==> flow/design.v <==
module incline_sat(
    input [12:0] incline,
    output [9:0] incline_sat
);
assign incline_sat = (~incline[12] && |incline[12:9]) ? 10'h1FF : 
                    (incline[12] && ~(&incline[12:9])) ? 10'h200 : incline[9:0];
endmodule
module desiredDrive(
    input [11:0] avg_torque,
    input [4:0] cadence,
    input not_pedaling,
    input [12:0] incline,
    input [2:0] scale,
    output [11:0] target_curr
);
localparam TORQUE_MIN = 12'h380;
localparam TOO_SMALL = 5'h05;
logic [9:0] inc_sat;
incline_sat i1( .incline(incline), .incline_sat(inc_sat));
logic [10:0] incline_factor;
assign incline_factor = {inc_sat[9], inc_sat[9:0]} + 11'd256;
logic [8:0] incline_factor_limit;
assign incline_factor_limit = (incline_factor[10] == 1'b1) ? 9'h000 : (incline_factor[9]) ? 9'h1FF : incline_factor[8:0];
logic [5:0] cadence_factor;
assign cadence_factor = (|cadence[4:1]) ? ({1'b0, cadence} + 6'd32) : 6'h00;
logic [12:0]torque_off;
assign torque_off = {1'b0, avg_torque} - {1'b0, TORQUE_MIN};
logic [12:0] torque_pos;
assign torque_pos = (torque_off[12] == 1'b1) ? 12'h000 : torque_off[11:0];
logic [30:0]assist_prod;
assign assist_prod = not_pedaling ? 30'h00000000 : (torque_pos * incline_factor_limit * cadence_factor * scale);
assign target_curr = (|assist_prod[29:27]) ? 12'hFFF : assist_prod[26:15];
endmodule
module desiredDrive_reg(
    input clk, rst_n,
    input [11:0] avg_torque,
    input [4:0] cadence,
    input not_pedaling,
    input [12:0] incline,
    input [2:0] scale,
    output logic [11:0] target_curr
);
logic [11:0] avg_torque_r;
logic [4:0] cadence_r;
logic not_pedaling_r;
logic [12:0] incline_r;
logic [2:0] scale_r;
logic [11:0] target_curr_nxt;
always_ff @(posedge clk, negedge rst_n) begin
    if (!rst_n) begin
        avg_torque_r <= 12'h000;
        cadence_r <= 5'h00;
        not_pedaling_r <= 1'b0;
        incline_r <= 13'h0000;
        scale_r <= 3'h0;
    end
    else begin
        avg_torque_r <= avg_torque;
        cadence_r <= cadence;
        not_pedaling_r <= not_pedaling;
        incline_r <= incline;
        scale_r <= scale;
    end
end
desiredDrive iDD(.avg_torque(avg_torque_r), .cadence(cadence_r), .not_pedaling(not_pedaling_r),
                 .incline(incline_r), .scale(scale_r), .target_curr(target_curr_nxt));
always_ff @(posedge clk, negedge rst_n) begin
    if (!rst_n)
        target_curr <= 12'h000;
    else
        target_curr <= target_curr_nxt;
end
endmodule
Subject: tool reports on desiredDrive_reg

Hi,

== Step by step through the tools: desiredDrive_reg ==
Tool output for the design above before and after an edit, in the order of the flow.
"unedited" refers to lines of the RTL above, "edited" to lines of the edited file.
"difference": "edited" minus "unedited" as printed here. "relative change": 100 x difference / "unedited".
Library cell names are shortened.
Not given: n/a
Design
  top: desiredDrive_reg
  clock port: clk
  standard-cell library: sky130hd
  timing corner: tt_025C_1v80

== Diff ==
Unified diff, file above to edited file.
A script made this edit. It changes what the design does and was not meant as an optimisation.
begin of diff
@@ -29,5 +29,5 @@
 assign torque_pos = (torque_off[12] == 1'b1) ? 12'h000 : torque_off[11:0];
 logic [30:0]assist_prod;
-assign assist_prod = not_pedaling ? 30'h00000000 : (torque_pos * incline_factor_limit * cadence_factor * scale);
+assign assist_prod = not_pedaling ? 30'h00000000 : (torque_pos * incline_factor_limit * cadence_factor + scale);
 assign target_curr = (|assist_prod[29:27]) ? 12'hFFF : assist_prod[26:15];
 endmodule
end of diff

== Word-level counts ==
Source: Yosys, flattened and elaborated, memories not mapped. Widths are those after wreduce; folded enables and synchronous resets count as part of the registers. Registers that Yosys merges into a memory's read port (data or address) are not register bits. Print and check cells do not count. Equal cells are merged and count once.
Word-level totals
  bits in registers: unedited 46, edited 46, difference 0, relative change 0.00%
  latch bits: unedited 0, edited 0, difference 0
  memory bits (writable): unedited 0, edited 0, difference 0
  ROM bits: unedited 0, edited 0, difference 0
  clocked read ports x word width: unedited 0, edited 0, difference 0
  memories: unedited 0, edited 0, difference 0
  output and inout port bits: unedited 12, edited 12, difference 0, relative change 0.00%
Operators by class
  add/subtract/negate cells: unedited 3, edited 4, difference +1, relative change +33.33%
  multiply operators: unedited 3, edited 2, difference -1, relative change -33.33%
  div/mod/pow operators: unedited 0, edited 0, difference 0
  magnitude comparators: unedited 0, edited 0, difference 0
  equal/unequal tests: unedited 0, edited 0, difference 0
  shift operators: unedited 0, edited 0, difference 0
  mux-type cells: unedited 8, edited 8, difference 0, relative change 0.00%
  bitwise gates (word level): unedited 2, edited 2, difference 0, relative change 0.00%
  reduce/logical cells: unedited 6, edited 6, difference 0, relative change 0.00%
Operator list
  multiplier 31 x 3 -> 30 bit: unedited 1, edited 0, difference -1, relative change -100.00%
  multiplier 31 x 6 -> 31 bit: unedited 1, edited 0, difference -1, relative change -100.00%
  adder 30 x 3 -> 30 bit: unedited 0, edited 1, difference +1
  multiplier 21 x 6 -> 27 bit: unedited 0, edited 1, difference +1
  logical AND 1 bit: unedited 2, edited 2, difference 0, relative change 0.00%
  two-way mux 10 bit: unedited 2, edited 2, difference 0, relative change 0.00%
  two-way mux 12 bit: unedited 2, edited 2, difference 0, relative change 0.00%
  two-way mux 9 bit: unedited 2, edited 2, difference 0, relative change 0.00%
  NOT 1 bit: unedited 2, edited 2, difference 0, relative change 0.00%
  OR reduction 4 bit: unedited 2, edited 2, difference 0, relative change 0.00%
  adder 10 x 10 -> 11 bit with constant B: unedited 1, edited 1, difference 0, relative change 0.00%
  adder 5 x 6 -> 6 bit with constant B: unedited 1, edited 1, difference 0, relative change 0.00%
  multiplier 12 x 9 -> 21 bit: unedited 1, edited 1, difference 0, relative change 0.00%
  two-way mux 30 bit: unedited 1, edited 1, difference 0, relative change 0.00%
  two-way mux 6 bit: unedited 1, edited 1, difference 0, relative change 0.00%
  AND reduction 4 bit: unedited 1, edited 1, difference 0, relative change 0.00%
  OR reduction 3 bit: unedited 1, edited 1, difference 0, relative change 0.00%
  subtractor 12 x 10 -> 13 bit with constant B: unedited 1, edited 1, difference 0, relative change 0.00%

== Logic depth ==
Depth = most cells in a row (Yosys ltp): at word level without a register or memory, in the mapped netlist without a sequential cell, where the memories' decode and read muxes count.
Logic depth
  word-level depth: unedited 14, edited 14, difference 0, relative change 0.00%
  ABC_AREA: unedited 0, edited 0
  mapped depth: unedited 55, edited 43, difference -12, relative change -21.82%
  mapped depth without buffers: unedited 53, edited 41, difference -12, relative change -22.64%

== Synthesis result ==
The flow's flattened synthesis, as Yosys stat reports it; memories are mapped. The netlist is that of the ABC_AREA named above (0 if unset); the other value can give another one.
Cells by type
  nand2_1: unedited 201, edited 137, difference -64, relative change -31.84%
  inv_1: unedited 249, edited 199, difference -50, relative change -20.08%
  ha_1: unedited 109, edited 81, difference -28, relative change -25.69%
  fa_1: unedited 174, edited 148, difference -26, relative change -14.94%
  a21oi_1: unedited 51, edited 33, difference -18, relative change -35.29%
  a21o_1: unedited 30, edited 17, difference -13, relative change -43.33%
  xor2_1: unedited 19, edited 6, difference -13, relative change -68.42%
  clkbuf_1: unedited 35, edited 24, difference -11, relative change -31.43%
  o21ai_0: unedited 32, edited 21, difference -11, relative change -34.38%
  nand3_1: unedited 40, edited 30, difference -10, relative change -25.00%
  and3_1: unedited 11, edited 21, difference +10, relative change +90.91%
  o21a_1: unedited 4, edited 12, difference +8, relative change +200.00%
  buf_2: unedited 0, edited 8, difference +8
  and2_1: unedited 60, edited 67, difference +7, relative change +11.67%
  nand2b_1: unedited 9, edited 3, difference -6, relative change -66.67%
  o21ai_2: unedited 0, edited 6, difference +6
  xnor2_1: unedited 26, edited 21, difference -5, relative change -19.23%
  nor3_1: unedited 19, edited 23, difference +4, relative change +21.05%
Not every row of either side is listed.
Mapped netlist
  mapped cells: unedited 1324, edited 1119, difference -205, relative change -15.48%
  chip area (Yosys) (um^2): unedited 11094.4, edited 9596.7, difference -1497.7, relative change -13.50%
  flip-flop cells: unedited 46, edited 46, difference 0, relative change 0.00%
The figures by module come from a second, unflattened synthesis with its own total; it is not the netlist above.
Unflattened totals
  cell total of the unflattened synthesis: unedited 1304, edited 936, difference -368, relative change -28.22%
  area (unflattened synthesis) (um^2): unedited 10934.2, edited 8704.6, difference -2229.6, relative change -20.39%
Each row is one instance without its submodules.
Modules, unedited
  desiredDrive: times used 1, cells 1224, area 9544.2 um^2, sequential area 0.0 um^2
  desiredDrive_reg: times used 1, cells 46, area 1151.1 um^2, sequential area 1151.1 um^2
  incline_sat: times used 1, cells 34, area 239.0 um^2, sequential area 0.0 um^2
Modules, edited
  desiredDrive: times used 1, cells 856, area 7314.5 um^2, sequential area 0.0 um^2
  desiredDrive_reg: times used 1, cells 46, area 1151.1 um^2, sequential area 1151.1 um^2
  incline_sat: times used 1, cells 34, area 239.0 um^2, sequential area 0.0 um^2

== Timing after synthesis ==
Path of least setup slack by OpenSTA after synthesis, without wires, with an ideal clock, recovery checks aside; 20% of the period is set as input and as output delay. Where synthesis merged equal registers, the netlist keeps one of their names.
Timing path post-synthesis
  path type: unedited reg-to-reg, edited reg-to-reg
  start: unedited register incline_r[11], edited register incline_r[11]
  end: unedited register (no name shown), edited register (no name shown)
  period (ns): unedited 13.0, edited 13.0, difference 0.0, relative change 0.00%
  setup time (ns): unedited 0.132, edited 0.071, difference -0.061
  launch time at the first pin (ns): unedited 0.000, edited 0.000, difference 0.000
  data arrival time (ns): unedited 11.286, edited 9.563, difference -1.723, relative change -15.27%
  data required time (ns): unedited 12.868, edited 12.929, difference +0.061, relative change +0.47%
  setup slack (ns): unedited 1.582, edited 3.366, difference +1.784
  path delay (ns): unedited 11.418, edited 9.634, difference -1.784, relative change -15.62%
  stages on the path: unedited 50, edited 43, difference -7, relative change -14.00%
  synthesis period reached (ns): unedited 11.418, edited 9.634, difference -1.784, relative change -15.62%
"path delay" is the arrival time less input delay plus setup time.
"stages on the path": output pins that drive a net of the path, with the launching flip-flop's if there is one; two outputs of one cell count as two.
"synthesis period reached" = period - worst setup slack (recovery checks aside). The figure is calculated, with input and output delays left at 20% of the set period.
The rows between start and end are the longest chain of elaborated cells between them; the timing report does not say that the signal goes this way. Where chains are equally long, one stands for them.
Each line given opens the expression or statement behind the cell; cells for indexed reads and writes are added by Yosys, which also makes memories of some case tables.
On the way, post-synthesis, unedited
  path through: dfrtp_1 > nor3_1 > nor2_1 > a21o_1 > ha_1 > nor2_1 > clkbuf_1 > a21o_1 > clkbuf_1 > nor2_1 > fa_1 > inv_1 > fa_1 > inv_1 > fa_1 > inv_1 > fa_1 > inv_1 > (+14 left out) > a21o_1 > a2111oi_4 > o32ai_2 > a21oi_1 > inv_1 > a21oi_1 > xnor2_1 > nand2_1 > fa_1 > inv_1 > ha_1 > nand4_1 > a2111oi_4 > or2_2 > o2111ai_1 > a211oi_2 > buf_6 > o21ai_0
  cells in the longest elaborated chain: 14
  elaborated cells on any way between the ends: 16
  those cells by class: 1 x add/sub; 3 x mul; 6 x mux; 1 x logic; 5 x reduce/logical
RTL lines, path post-synthesis, unedited
  from (decl): RTL line 46  | logic [12:0] incline_r;
  from (assign): RTL line 54  | incline_r <= 13'h0000;
  from (assign): RTL line 61  | incline_r <= incline;
  AND reduction 4 bit: RTL line 6  | (incline[12] && ~(&incline[12:9])) ? 10'h200 : incline[9:0];
  NOT 1 bit: RTL line 6
  logical AND 1 bit: RTL line 6
  two-way mux 10 bit: RTL line 6
  two-way mux 10 bit: RTL line 5  | assign incline_sat = (~incline[12] && |incline[12:9]) ? 10'h1FF :
  adder 10 x 10 -> 11 bit: RTL line 21  | assign incline_factor = {inc_sat[9], inc_sat[9:0]} + 11'd256;
  two-way mux 9 bit x2: RTL line 23  | assign incline_factor_limit = (incline_factor[10] == 1'b1) ? 9'h000 : (incline_factor[9]) ? 9'h1FF : incline_f ...
  multiplier 12 x 9 -> 21 bit: RTL line 31  | assign assist_prod = not_pedaling ? 30'h00000000 : (torque_pos * incline_factor_limit * cadence_factor * scale ...
  multiplier 31 x 6 -> 31 bit: RTL line 31
  multiplier 31 x 3 -> 30 bit: RTL line 31
  two-way mux 30 bit: RTL line 31
  OR reduction 3 bit: RTL line 32
  two-way mux 12 bit: RTL line 32
  to (assign): RTL line 69
  to (assign): RTL line 71
  to (decl): RTL line 41
On the way, post-synthesis, edited
  path through: dfrtp_1 > nor3_1 > nor2_1 > a21o_1 > ha_1 > nor2_1 > clkbuf_1 > a21o_1 > clkbuf_1 > nor2_1 > fa_1 > inv_1 > fa_1 > inv_1 > fa_1 > inv_1 > fa_1 > inv_1 > (+7 left out) > xnor2_1 > and2_1 > fa_1 > fa_1 > inv_1 > fa_1 > inv_1 > ha_1 > buf_2 > nand2_1 > o21ai_1 > nor4_1 > a21oi_1 > xor2_1 > nand4_4 > nor4_4 > nand4_4 > nand2_2
  cells in the longest elaborated chain: 14
  elaborated cells on any way between the ends: 16
  those cells by class: 2 x add/sub; 2 x mul; 6 x mux; 1 x logic; 5 x reduce/logical
RTL lines, path post-synthesis, edited
  from (decl): RTL line 46  | logic [12:0] incline_r;
  from (assign): RTL line 54  | incline_r <= 13'h0000;
  from (assign): RTL line 61  | incline_r <= incline;
  AND reduction 4 bit: RTL line 6  | (incline[12] && ~(&incline[12:9])) ? 10'h200 : incline[9:0];
  NOT 1 bit: RTL line 6
  logical AND 1 bit: RTL line 6
  two-way mux 10 bit: RTL line 6
  two-way mux 10 bit: RTL line 5  | assign incline_sat = (~incline[12] && |incline[12:9]) ? 10'h1FF :
  adder 10 x 10 -> 11 bit: RTL line 21  | assign incline_factor = {inc_sat[9], inc_sat[9:0]} + 11'd256;
  two-way mux 9 bit x2: RTL line 23  | assign incline_factor_limit = (incline_factor[10] == 1'b1) ? 9'h000 : (incline_factor[9]) ? 9'h1FF : incline_f ...
  multiplier 12 x 9 -> 21 bit: RTL line 31  | assign assist_prod = not_pedaling ? 30'h00000000 : (torque_pos * incline_factor_limit * cadence_factor + scale ...
  multiplier 21 x 6 -> 27 bit: RTL line 31
  adder 30 x 3 -> 30 bit: RTL line 31
  two-way mux 30 bit: RTL line 31
  OR reduction 3 bit: RTL line 32
  two-way mux 12 bit: RTL line 32
  to (assign): RTL line 69
  to (assign): RTL line 71
  to (decl): RTL line 41

== Path in the finished layout ==
From the final timing report of the runs of pair A: the path of least setup slack in the routed layout; clock arrival at registers is part of the times.
Timing path after layout
  path type: unedited reg-to-reg, edited reg-to-reg
  start: unedited register incline_r[11], edited register incline_r[11]
  end: unedited register (no name shown), edited register (no name shown)
  period (ns): unedited 12.3, edited 12.3, difference 0.0, relative change 0.00%
  setup time (ns): unedited 0.14, edited 0.06, difference -0.08
  launch time at the first pin (ns): unedited 0.31, edited 0.30, difference -0.01, relative change -3.23%
  data arrival time (ns): unedited 11.91, edited 11.18, difference -0.73, relative change -6.13%
  data required time (ns): unedited 12.47, edited 12.54, difference +0.07, relative change +0.56%
  setup slack (ns): unedited 0.56, edited 1.36, difference +0.80
  stages on the path: unedited 48, edited 39, difference -9, relative change -18.75%
The rows between start and end are the longest chain of elaborated cells between them; the timing report does not say that the signal goes this way. Where chains are equally long, one stands for them.
On the way, after layout, unedited
  path through: dfrtp_1 > nor3_1 > nor2_1 > a21o_1 > ha_1 > nor2_2 > buf_4 > a21o_1 > nor2_1 > fa_1 > inv_1 > fa_1 > inv_1 > fa_1 > inv_1 > fa_1 > inv_1 > ha_1 > (+12 left out) > inv_1 > ha_1 > or2_2 > a2111oi_4 > o311ai_2 > a31o_2 > a21oi_2 > xnor2_1 > and2_1 > fa_1 > ha_4 > nand4_1 > a2111oi_4 > or2_4 > o2111ai_1 > a211oi_2 > buf_4 > o21ai_0
  cells in the longest elaborated chain: 14
  elaborated cells on any way between the ends: 16
  those cells by class: 1 x add/sub; 3 x mul; 6 x mux; 1 x logic; 5 x reduce/logical
RTL lines, path after layout, unedited
  from (decl): RTL line 46  | logic [12:0] incline_r;
  from (assign): RTL line 54  | incline_r <= 13'h0000;
  from (assign): RTL line 61  | incline_r <= incline;
  AND reduction 4 bit: RTL line 6  | (incline[12] && ~(&incline[12:9])) ? 10'h200 : incline[9:0];
  NOT 1 bit: RTL line 6
  logical AND 1 bit: RTL line 6
  two-way mux 10 bit: RTL line 6
  two-way mux 10 bit: RTL line 5  | assign incline_sat = (~incline[12] && |incline[12:9]) ? 10'h1FF :
  adder 10 x 10 -> 11 bit: RTL line 21  | assign incline_factor = {inc_sat[9], inc_sat[9:0]} + 11'd256;
  two-way mux 9 bit x2: RTL line 23  | assign incline_factor_limit = (incline_factor[10] == 1'b1) ? 9'h000 : (incline_factor[9]) ? 9'h1FF : incline_f ...
  multiplier 12 x 9 -> 21 bit: RTL line 31  | assign assist_prod = not_pedaling ? 30'h00000000 : (torque_pos * incline_factor_limit * cadence_factor * scale ...
  multiplier 31 x 6 -> 31 bit: RTL line 31
  multiplier 31 x 3 -> 30 bit: RTL line 31
  two-way mux 30 bit: RTL line 31
  OR reduction 3 bit: RTL line 32
  two-way mux 12 bit: RTL line 32
  to (assign): RTL line 69
  to (assign): RTL line 71
  to (decl): RTL line 41
On the way, after layout, edited
  path through: dfrtp_1 > nor3_1 > nor2_1 > a21o_1 > ha_1 > nor2_1 > a21oi_1 > nand3_1 > fa_1 > inv_1 > fa_1 > inv_1 > fa_1 > fa_1 > inv_1 > ha_1 > a21oi_1 > o21ai_0 > (+3 left out) > a21oi_1 > xnor2_1 > and2_1 > fa_1 > fa_1 > inv_1 > fa_1 > inv_1 > ha_1 > nand2_1 > o21ai_1 > nor4_1 > a21oi_1 > xor2_1 > nand4_4 > nor4_4 > nand4_4 > nand2_2
  cells in the longest elaborated chain: 14
  elaborated cells on any way between the ends: 16
  those cells by class: 2 x add/sub; 2 x mul; 6 x mux; 1 x logic; 5 x reduce/logical
RTL lines, path after layout, edited
  from (decl): RTL line 46  | logic [12:0] incline_r;
  from (assign): RTL line 54  | incline_r <= 13'h0000;
  from (assign): RTL line 61  | incline_r <= incline;
  AND reduction 4 bit: RTL line 6  | (incline[12] && ~(&incline[12:9])) ? 10'h200 : incline[9:0];
  NOT 1 bit: RTL line 6
  logical AND 1 bit: RTL line 6
  two-way mux 10 bit: RTL line 6
  two-way mux 10 bit: RTL line 5  | assign incline_sat = (~incline[12] && |incline[12:9]) ? 10'h1FF :
  adder 10 x 10 -> 11 bit: RTL line 21  | assign incline_factor = {inc_sat[9], inc_sat[9:0]} + 11'd256;
  two-way mux 9 bit x2: RTL line 23  | assign incline_factor_limit = (incline_factor[10] == 1'b1) ? 9'h000 : (incline_factor[9]) ? 9'h1FF : incline_f ...
  multiplier 12 x 9 -> 21 bit: RTL line 31  | assign assist_prod = not_pedaling ? 30'h00000000 : (torque_pos * incline_factor_limit * cadence_factor + scale ...
  multiplier 21 x 6 -> 27 bit: RTL line 31
  adder 30 x 3 -> 30 bit: RTL line 31
  two-way mux 30 bit: RTL line 31
  OR reduction 3 bit: RTL line 32
  two-way mux 12 bit: RTL line 32
  to (assign): RTL line 69
  to (assign): RTL line 71
  to (decl): RTL line 41

== Layout results ==
Both versions went through the flow (Yosys, OpenROAD) with the same settings in each pair. Constraints: input delay and output delay 20% of the set period each, output load 0.01 pF.
Settings, pair A
  CORE_UTILIZATION: 40
  period_ns: 12.3
  CAP_MARGIN: 20
  CORE_MARGIN: 2
  SLEW_MARGIN: 20
Measured results, pair A
  netlist area reported by Yosys (um^2): unedited 11094.4, edited 9596.7, difference -1497.7, relative change -13.50%
  full die area (um^2): unedited 29083.9, edited 25246.0, difference -3837.9, relative change -13.20%
  standard-cell area after routing (um^2): unedited 12524.5, edited 10458.8, difference -2065.7, relative change -16.49%
  utilization: unedited 0.462, edited 0.444, difference -0.018
  setup slack of the critical path (ns): unedited 0.559, edited 1.359, difference +0.800
  setup TNS (ns): unedited 0.000, edited 0.000, difference 0.000
  lowest hold slack (ns): unedited 0.786, edited 0.863, difference +0.077
  achieved period (ns): unedited 11.741, edited 10.941, difference -0.800, relative change -6.81%
Settings, pair B
  CAP_MARGIN: 35
  CELL_PAD_IN_SITES_GLOBAL_PLACEMENT: 3
  CORE_UTILIZATION: 30
  CTS_CLUSTER_DIAMETER: 103
  CTS_CLUSTER_SIZE: 60
  GPL_TIMING_DRIVEN: 1
  MAX_ROUTING_LAYER: met4
  PLACE_DENSITY_LB_ADDON: 0.08
  SETUP_SLACK_MARGIN: 0.48
  SLEW_MARGIN: 10
  TNS_END_PERCENT: 15
  period_ns: 15.4
  CORE_MARGIN: 2
Measured results, pair B
  netlist area reported by Yosys (um^2): unedited 11094.4, edited 9596.7, difference -1497.7, relative change -13.50%
  full die area (um^2): unedited 38535.7, edited 33436.0, difference -5099.7, relative change -13.23%
  standard-cell area after routing (um^2): unedited 12264.3, edited 10596.4, difference -1667.9, relative change -13.60%
  utilization: unedited 0.336, edited 0.336, difference 0.000
  setup slack of the critical path (ns): unedited 2.029, edited 4.313, difference +2.284
  setup TNS (ns): unedited 0.000, edited 0.000, difference 0.000
  lowest hold slack (ns): unedited 0.774, edited 0.879, difference +0.105
  achieved period (ns): unedited 13.371, edited 11.087, difference -2.284, relative change -17.08%
"achieved period" is the run's clock period less its worst setup slack. It is reckoned from that one timing run; input and output delays stay at 20% of the period that was set.

Regards
